==> flow/design.v <==
module input_buffer #(parameter DATA_WIDTH = 8, parameter SIZE = 64)(
    input logic clk,
    input logic rst,
    input logic write_en,
    input logic [DATA_WIDTH-1:0] data_in,
    output logic [DATA_WIDTH-1:0] data_out,
    input logic [$clog2(SIZE)-1:0] read_addr,
    input logic [$clog2(SIZE)-1:0] write_addr
);
    logic [DATA_WIDTH-1:0] buffer [0:SIZE-1];
    always_ff @(posedge clk or posedge rst) begin
        if (rst)
            for (int i = 0; i < SIZE; i++) buffer[i] <= 0;
        else if (write_en)
            buffer[write_addr] <= data_in;
    end
    assign data_out = buffer[read_addr];
endmodule
module weight_buffer #(parameter DATA_WIDTH = 8, parameter SIZE = 9)(
    input logic clk,
    input logic rst,
    input logic write_en,
    input logic [DATA_WIDTH-1:0] data_in,
    input logic [$clog2(SIZE)-1:0] write_addr,
    output logic [SIZE*DATA_WIDTH-1:0] weights
);
    logic [DATA_WIDTH-1:0] buffer [0:SIZE-1];
    always_ff @(posedge clk or posedge rst) begin
        if (rst)
            for (int i = 0; i < SIZE; i++) buffer[i] <= 0;
        else if (write_en)
            buffer[write_addr] <= data_in;
    end
    for (genvar g = 0; g < SIZE; g++) begin : g_out
        assign weights[g*DATA_WIDTH +: DATA_WIDTH] = buffer[g];
    end
endmodule
module conv2d_core #(parameter DATA_WIDTH = 8)(
    input logic clk,
    input logic rst,
    input logic [9*DATA_WIDTH-1:0] input_window,
    input logic [9*DATA_WIDTH-1:0] weights,
    output logic signed [2*DATA_WIDTH-1:0] conv_out
);
    logic signed [2*DATA_WIDTH-1:0] acc, acc_next;
    always_comb begin
        acc_next = 0;
        for (int i = 0; i < 9; i++) begin
            acc_next += $signed(input_window[i*DATA_WIDTH +: DATA_WIDTH]) * $signed(weights[i*DATA_WIDTH +: DATA_WIDTH]);
        end
    end
    always_ff @(posedge clk or posedge rst) begin
        if (rst)
            acc <= 0;
        else
            acc <= acc_next;
    end
    assign conv_out = acc;
endmodule
module relu #(parameter DATA_WIDTH = 16)(
    input logic signed [DATA_WIDTH-1:0] in,
    output logic signed [DATA_WIDTH-1:0] out
);
    assign out = (in > 0) ? in : 0;
endmodule
module max_pool #(parameter DATA_WIDTH = 8)(
    input logic [DATA_WIDTH-1:0] in0, in1, in2, in3,
    output logic [DATA_WIDTH-1:0] out
);
    assign out = (in0 > in1) ? (in0 > in2 ? (in0 > in3 ? in0 : in3) : (in2 > in3 ? in2 : in3)) :
                              (in1 > in2 ? (in1 > in3 ? in1 : in3) : (in2 > in3 ? in2 : in3));
endmodule
module cnn_accel (
    input  logic        clk,
    input  logic        rst,
    input  logic        wr_en,
    input  logic        wr_sel,      
    input  logic [5:0]  wr_addr,
    input  logic [7:0]  wr_data,
    input  logic        start,
    output logic        ready,
    output logic        out_valid,
    output logic [15:0] out_data
);
    typedef enum logic [1:0] {S_IDLE, S_READ, S_CONV, S_POOL} state_t;
    state_t state;
    logic [3:0] k;           
    logic [1:0] s;           
    logic [1:0] py, px;      
    logic [7:0]  pix;
    logic [5:0]  rd_addr;
    logic [71:0] weights;
    logic [7:0]  win [0:8];
    logic [71:0] win_flat;
    logic signed [15:0] conv_out, relu_out;
    logic [15:0] pool_r [0:3];
    logic [15:0] pool_out;
    logic        out_valid_r;
    assign ready = (state == S_IDLE);
    input_buffer #(.DATA_WIDTH(8), .SIZE(64)) u_ibuf (
        .clk(clk), .rst(rst),
        .write_en(wr_en & ~wr_sel & ready),
        .data_in(wr_data),
        .data_out(pix),
        .read_addr(rd_addr),
        .write_addr(wr_addr)
    );
    weight_buffer #(.DATA_WIDTH(8), .SIZE(9)) u_wbuf (
        .clk(clk), .rst(rst),
        .write_en(wr_en & wr_sel & ready),
        .data_in(wr_data),
        .write_addr(wr_addr[3:0]),
        .weights(weights)
    );
    conv2d_core #(.DATA_WIDTH(8)) u_conv (
        .clk(clk), .rst(rst),
        .input_window(win_flat),
        .weights(weights),
        .conv_out(conv_out)
    );
    for (genvar g = 0; g < 9; g++) begin : g_win
        assign win_flat[g*8 +: 8] = win[g];
    end
    relu #(.DATA_WIDTH(16)) u_relu (.in(conv_out), .out(relu_out));
    max_pool #(.DATA_WIDTH(16)) u_pool (
        .in0(pool_r[0]), .in1(pool_r[1]), .in2(pool_r[2]), .in3(pool_r[3]),
        .out(pool_out)
    );
    logic [1:0] ky, kx;
    always_comb begin
        case (k)
            4'd0: begin ky = 2'd0; kx = 2'd0; end
            4'd1: begin ky = 2'd0; kx = 2'd1; end
            4'd2: begin ky = 2'd0; kx = 2'd2; end
            4'd3: begin ky = 2'd1; kx = 2'd0; end
            4'd4: begin ky = 2'd1; kx = 2'd1; end
            4'd5: begin ky = 2'd1; kx = 2'd2; end
            4'd6: begin ky = 2'd2; kx = 2'd0; end
            4'd7: begin ky = 2'd2; kx = 2'd1; end
            default: begin ky = 2'd2; kx = 2'd2; end
        endcase
    end
    logic [2:0] row, col;
    assign row = {py, 1'b0} + {2'b00, s[1]} + {1'b0, ky};
    assign col = {px, 1'b0} + {2'b00, s[0]} + {1'b0, kx};
    assign rd_addr = {row, col};
    always_ff @(posedge clk or posedge rst) begin
        if (rst) begin
            state       <= S_IDLE;
            k           <= 4'd0;
            s           <= 2'd0;
            py          <= 2'd0;
            px          <= 2'd0;
            out_valid_r <= 1'b0;
            for (int i = 0; i < 9; i++) win[i] <= 8'd0;
            for (int i = 0; i < 4; i++) pool_r[i] <= 16'd0;
        end else begin
            out_valid_r <= 1'b0;
            case (state)
                S_IDLE: begin
                    if (start) begin
                        state <= S_READ;
                        k  <= 4'd0;
                        s  <= 2'd0;
                        py <= 2'd0;
                        px <= 2'd0;
                    end
                end
                S_READ: begin
                    win[k] <= pix;
                    if (k == 4'd8) state <= S_CONV;
                    else k <= k + 4'd1;
                end
                S_CONV: begin
                    state <= S_POOL;
                end
                S_POOL: begin
                    pool_r[s] <= relu_out;
                    k <= 4'd0;
                    if (s == 2'd3) begin
                        out_valid_r <= 1'b1;
                        s <= 2'd0;
                        if (px == 2'd2) begin
                            px <= 2'd0;
                            if (py == 2'd2) begin
                                py <= 2'd0;
                                state <= S_IDLE;
                            end else begin
                                py <= py + 2'd1;
                                state <= S_READ;
                            end
                        end else begin
                            px <= px + 2'd1;
                            state <= S_READ;
                        end
                    end else begin
                        s <= s + 2'd1;
                        state <= S_READ;
                    end
                end
                default: state <= S_IDLE;
            endcase
        end
    end
    assign out_valid = out_valid_r;
    assign out_data  = pool_out;
endmodule
Step by step through the tools: cnn_accel:

The steps from the RTL of cnn_accel to its reports follow in flow order.
Lines are those of the file above, counted from 1.
Operators carry their Yosys type and port widths (W data, S select, Z words).
Cell names lack the library's common part.
Not given: n/a

* top module: cnn_accel
* clock: clk
* library: sky130hd
* corner: tt_025C_1v80

Word-level counts:

Source: Yosys, flattened and elaborated. Widths are those after wreduce. Registers that Yosys merges into a memory's read port (data or address) are not register bits. Print and check cells do not count. Equal cells are merged and count once.
Memory sizes are those after Yosys's memory passes, which may raise the word count (mostly to a power of two), join words into wider ones and drop unused or constant bits.

* multiplexer cells: 30
* $add $sub $neg: 16
* bitwise operators: 5
* reductions and logical operators: 100
* $mul: 9
* $lt $le $gt $ge: 7
* equality and inequality tests: 155

Operator list (number)
* $mul A8 B8 Y16: 9
* $pmux W8 S64: 1
* $eq A6 B6 Y1 const B: 64
* $eq A6 B5 Y1 const B: 32
* $reduce_and A2 Y1: 87
* $add A16 B16 Y16: 8
* $mux W16: 7
* $gt A16 B16 Y1: 6
* $eq A6 B4 Y1 const B: 16
* $eq A6 B3 Y1 const B: 8
* $eq A4 B3 Y1 const B: 8
* $eq A6 B2 Y1 const B: 4
* $mux W2: 9
* $gt A16 B1 Y1 const B: 1
* $eq A4 B2 Y1 const B: 4
* $eq A2 B2 Y1 const B: 6
* $eq A6 B1 Y1 const B: 2
* $logic_not A6 Y1: 2
* $pmux W4 S3: 1
* $pmux W2 S2: 3
* $mux W4: 3
* $ne A2 B2 Y1 const B: 5
* $reduce_and A3 Y1: 3
* $eq A4 B1 Y1 const B: 2
* $eq A4 B4 Y1 const B: 2
* $logic_not A4 Y1: 2
* $pmux W2 S4: 1
* $add A2 B1 Y2 const B: 3

Other operator kinds: 12; their cells: 23.

* register bits after elaboration: 749
* elaborated cells: 416
* input port bits: 19
* memory cells: 1
* output and inout port bits: 18
* ROM bits: 32

Memories
* (no name shown): words 8, width 4, rd ports 1, wr ports 0, RTL line 131 `case (k)`

Logic depth:

Longest topological path by Yosys (ltp), each cell counted once; first at word level (registers and memories cut), then after technology mapping (sequential cells cut; the memories' decode and read muxes count).

* word-level depth: 9
* ABC_AREA: 0
* depth in mapped cells: 29
* gate-level depth less buffers: 28

Mapped cells and area:

Source: synth_stat.txt of the flow (Yosys; design flattened, memories mapped). It holds for the ABC_AREA given above (unset counts as 0); a run with the other value may have another netlist.

* mapped area: 58579.9 um^2
* standard cells after synthesis: 5308
* area of sequential cells: 18794.3 um^2
* flip-flops: 751
* buffers: 211

Cell types
* dfrtp_1: number 750, area in all 18768 um^2
* fa_1: number 691, area in all 1.38E+04 um^2
* mux2_2: number 602, area in all 6.78E+03 um^2
* ha_1: number 290, area in all 3628.48 um^2
* inv_1: number 836, area in all 3138.01 um^2
* and2_1: number 335, area in all 2095.76 um^2
* nand2_1: number 457, area in all 1.72E+03 um^2
* o21ai_0: number 166, area in all 830.797 um^2
* xnor2_1: number 77, area in all 674.397 um^2
* clkbuf_1: number 154, area in all 578.054 um^2
* a22oi_1: number 66, area in all 495.475 um^2
* nand3_1: number 82, area in all 410.394 um^2
* nor2_1: number 109, area in all 409.142 um^2
* a221oi_1: number 45, area in all 394.128 um^2
* nand2b_1: number 55, area in all 344.08 um^2
* a21oi_1: number 61, area in all 305.293 um^2
* nor2b_1: number 45, area in all 281.52 um^2
* mux4_2: number 11, area in all 247.738 um^2

Not listed: further types 66, cells in them 476.
The figures by module come from a second, unflattened synthesis with its own total; it is not the netlist above.

* cells (unflattened synthesis): 5151
* area total of the unflattened synthesis: 58805.1 um^2

Rows give one instance, submodules left out.

Modules
* conv2d_core #(DATA_WIDTH=8): instances 1, area 23575.1 um^2, cells 2394, seq. area 400.4 um^2
* input_buffer: instances 1, area 23072.1 um^2, cells 1752, seq. area 12812.3 um^2
* cnn_accel: instances 1, area 6222.2 um^2, cells 405, seq. area 3779.9 um^2
* max_pool #(DATA_WIDTH=16): instances 1, area 2991.6 um^2, cells 420, seq. area 0.0 um^2
* weight_buffer: instances 1, area 2800.2 um^2, cells 162, seq. area 1801.7 um^2
* relu #(DATA_WIDTH=16): instances 1, area 143.9 um^2, cells 18, seq. area 0.0 um^2

Worst setup path after synthesis:

OpenSTA on the mapped netlist: ideal clock, no wires. The path of least setup slack (recovery checks aside). Input and output delay are each 20% of the period. Register names are those of the netlist, which keeps one name where synthesis merged equal registers.

* path kind: register to register
* from: register win[7][7]
* to: register u_conv.acc[15]
* clock period: 10.0 ns
* path slack: 2.549 ns
* arrival: 7.371 ns
* setup time: 0.080 ns
* time at the first pin: 0.000 ns
* required time: 9.920 ns
* driving pins on the path: 25
* path buffers: 1
* path delay: 7.451 ns
* period reached after synthesis: 7.451 ns

"path delay" is the arrival time less input delay plus setup time.
"driving pins on the path" counts driving pins, that of a launching flip-flop among them; a cell with two outputs on the path counts twice.
"period reached after synthesis" = period - worst setup slack (recovery checks aside). The figure is calculated, with input and output delays left at 20% of the set period.
Between the ends stands the longest chain of elaborated cells between them, by number of cells; it is not shown to be the way that was timed. Of several equally long chains one is given.
A line is the first line of the expression or statement that the cell stems from. Yosys adds cells for indexed reads and writes and turns some case tables into memories.

* path through: dfrtp_1 -> clkbuf_1 -> and2_1 -> inv_1 -> fa_1 -> inv_1 -> fa_1 -> fa_1 -> fa_1 -> fa_1 -> inv_1 -> fa_1 -> fa_1 -> inv_1 -> fa_1 -> fa_1 -> inv_1 -> fa_1 -> inv_1 -> ha_1 -> and2_1 -> o41ai_1 -> o21ai_0 -> o41ai_1 -> xnor2_1
* cells in the longest elaborated chain: 3
* elaborated cells between the ends (all ways): 3
* RTL lines with such cells: 1
* those cells by class: 2 x add/sub; 1 x mul

RTL lines, path after synthesis
* start, declared: RTL line 93 `logic [7:0]  win [0:8];`
* start, assigned: RTL line 155 `for (int i = 0; i < 9; i++) win[i] <= 8'd0;`
* start, assigned: RTL line 170 `win[k] <= pix;`
* $mul A8 B8 Y16: RTL line 49 `acc_next += $signed(input_window[i*DATA_WIDTH +: DATA_WIDTH]) * $signed(weights[i*DATA_WIDTH +: DATA_WIDTH]);`
* $add A16 B16 Y16 x2: RTL line 49
* end, assigned: RTL line 54 `acc <= 0;`
* end, assigned: RTL line 56 `acc <= acc_next;`
* end, declared: RTL line 45 `logic signed [2*DATA_WIDTH-1:0] acc, acc_next;`

Path in the finished layout:

Path of least setup slack in the final report of job 1 (OpenROAD, finished layout, wires in). Where an end is a register, its clock arrival counts in the times.

* path kind: register to register
* from: register win[7][7]
* to: register u_conv.acc[15]
* path buffers: 4
* setup time: 0.07 ns
* path slack: -0.70 ns
* required time: 7.59 ns
* arrival: 8.30 ns
* clock period: 6.95 ns
* driving pins on the path: 28
* time at the first pin: 0.72 ns

Between the ends stands the longest chain of elaborated cells between them, by number of cells; it is not shown to be the way that was timed. Of several equally long chains one is given.

* path through: dfrtp_2 -> buf_6 -> buf_4 -> nand2_2 -> inv_2 -> fa_1 -> inv_1 -> fa_1 -> fa_1 -> inv_1 -> fa_1 -> inv_2 -> fa_1 -> inv_1 -> fa_1 -> inv_1 -> fa_1 -> fa_2 -> fa_1 -> fa_1 -> inv_2 -> ha_4 -> buf_6 -> a21oi_4 -> o21ai_4 -> o41ai_2 -> buf_4 -> xnor2_1
* cells in the longest elaborated chain: 3
* elaborated cells between the ends (all ways): 3
* RTL lines with such cells: 1
* those cells by class: 2 x add/sub; 1 x mul

RTL lines, path after layout
* start, declared: RTL line 93 `logic [7:0]  win [0:8];`
* start, assigned: RTL line 155 `for (int i = 0; i < 9; i++) win[i] <= 8'd0;`
* start, assigned: RTL line 170 `win[k] <= pix;`
* $mul A8 B8 Y16: RTL line 49 `acc_next += $signed(input_window[i*DATA_WIDTH +: DATA_WIDTH]) * $signed(weights[i*DATA_WIDTH +: DATA_WIDTH]);`
* $add A16 B16 Y16 x2: RTL line 49
* end, assigned: RTL line 54 `acc <= 0;`
* end, assigned: RTL line 56 `acc <= acc_next;`
* end, declared: RTL line 45 `logic signed [2*DATA_WIDTH-1:0] acc, acc_next;`

==> results <==
Module cnn_accel, platform sky130hd: 3 stored runs of the flow (Yosys, OpenROAD) with differing settings, in no particular order. Input and output delays are each 20% of the period that was set; the output load is 0.01 pF.
"allowed time less slack (worst setup path)" means the part of the period allowed to the worst setup path (the constraints hold back 20% at inputs and 20% at outputs) less its slack; where the path has registers, the arrival times of their clocks count too.
"total power after layout" rests on the timing tool's default activity at the inputs, not on a simulated workload.

### Job 1

==> flow/run.sh <==
#!/bin/bash
# the make line also repeats the synthesis and layout settings of config.mk as NAME=value (left out here)
make -C /OpenROAD-flow-scripts/flow DESIGN_CONFIG=/design/flow/config.mk WORK_HOME=/design/flow/orfs CLKGATE_MAP_FILE= finish
==> flow/config.mk <==
export PLATFORM = sky130hd
export DESIGN_NAME = cnn_accel
export DESIGN_NICKNAME = cnn_accel
export VERILOG_FILES = /design/flow/design.v
export SDC_FILE = /design/flow/constraint.sdc
export NUM_CORES = 4
export LEC_CHECK = 0
export CAP_MARGIN = 25
export CELL_PAD_IN_SITES_GLOBAL_PLACEMENT = 3
export CORE_MARGIN = 7
export CORE_UTILIZATION = 39
export GPL_ROUTABILITY_DRIVEN = 0
export GPL_TIMING_DRIVEN = 1
export MAX_ROUTING_LAYER = met4
export MIN_ROUTING_LAYER = met1
export PLACE_DENSITY_LB_ADDON = 0.28
export SLEW_MARGIN = 15
export TNS_END_PERCENT = 65
==> flow/constraint.sdc <==
create_clock -name core_clock -period 6.95 [get_ports {clk}]
set_input_delay 1.3900 -clock core_clock [delete_from_list [all_inputs] [get_ports {clk}]]
set_output_delay 1.3900 -clock core_clock [all_outputs]
set_load 0.01 [all_outputs]

Results of job 1:
- Lowest setup slack: -0.703 ns
- Total power after layout: 0.02347 W
- Allowed time less slack (worst setup path): 7.65 ns
- Critical path kind: register to register
- Worst hold slack in the final report: 0.361 ns
- Standard-cell area after routing: 68356.8 um^2
- Area inside the die boundary: 161250.0 um^2
- Cell area after synthesis: 58579.9 um^2

### Job 2

==> flow/run.sh <==
#!/bin/bash
# the make line also repeats the synthesis and layout settings of config.mk as NAME=value (left out here)
make -C /OpenROAD-flow-scripts/flow DESIGN_CONFIG=/design/flow/config.mk WORK_HOME=/design/flow/orfs CLKGATE_MAP_FILE= finish
==> flow/config.mk <==
export PLATFORM = sky130hd
export DESIGN_NAME = cnn_accel
export DESIGN_NICKNAME = cnn_accel
export VERILOG_FILES = /design/flow/design.v
export SDC_FILE = /design/flow/constraint.sdc
export NUM_CORES = 4
export LEC_CHECK = 0
export ABC_AREA = 1
export CAP_MARGIN = 25
export CORE_MARGIN = 2
export CORE_UTILIZATION = 61
export GPL_ROUTABILITY_DRIVEN = 0
export MAX_ROUTING_LAYER = met5
export PLACE_DENSITY = 0.46
export SETUP_SLACK_MARGIN = 1.99
export SLEW_MARGIN = 0
==> flow/constraint.sdc <==
create_clock -name core_clock -period 6.67 [get_ports {clk}]
set_input_delay 1.3340 -clock core_clock [delete_from_list [all_inputs] [get_ports {clk}]]
set_output_delay 1.3340 -clock core_clock [all_outputs]
set_load 0.01 [all_outputs]

Results of job 2:
- Lowest setup slack: -0.810 ns
- Total power after layout: 0.016965 W
- Allowed time less slack (worst setup path): 7.48 ns
- Critical path kind: register to register
- Worst hold slack in the final report: 0.350 ns
- Standard-cell area after routing: 68507.0 um^2
- Area inside the die boundary: 100537.0 um^2
- Cell area after synthesis: 59789.8 um^2

### Job 3

==> flow/run.sh <==
#!/bin/bash
# the make line also repeats the synthesis and layout settings of config.mk as NAME=value (left out here)
make -C /OpenROAD-flow-scripts/flow DESIGN_CONFIG=/design/flow/config.mk WORK_HOME=/design/flow/orfs CLKGATE_MAP_FILE= finish
==> flow/config.mk <==
export PLATFORM = sky130hd
export DESIGN_NAME = cnn_accel
export DESIGN_NICKNAME = cnn_accel
export VERILOG_FILES = /design/flow/design.v
export SDC_FILE = /design/flow/constraint.sdc
export NUM_CORES = 4
export LEC_CHECK = 0
export CAP_MARGIN = 0
export CELL_PAD_IN_SITES_DETAIL_PLACEMENT = 2
export CORE_ASPECT_RATIO = 1.13
export CORE_MARGIN = 7
export CORE_UTILIZATION = 56
export CTS_CLUSTER_SIZE = 91
export GPL_ROUTABILITY_DRIVEN = 0
export MAX_ROUTING_LAYER = met4
export SETUP_SLACK_MARGIN = 1.82
export SLEW_MARGIN = 20
==> flow/constraint.sdc <==
create_clock -name core_clock -period 10.0 [get_ports {clk}]
set_input_delay 2.0000 -clock core_clock [delete_from_list [all_inputs] [get_ports {clk}]]
set_output_delay 2.0000 -clock core_clock [all_outputs]
set_load 0.01 [all_outputs]

Outcome of job 3: unfinished; error DPL-0033 in placement
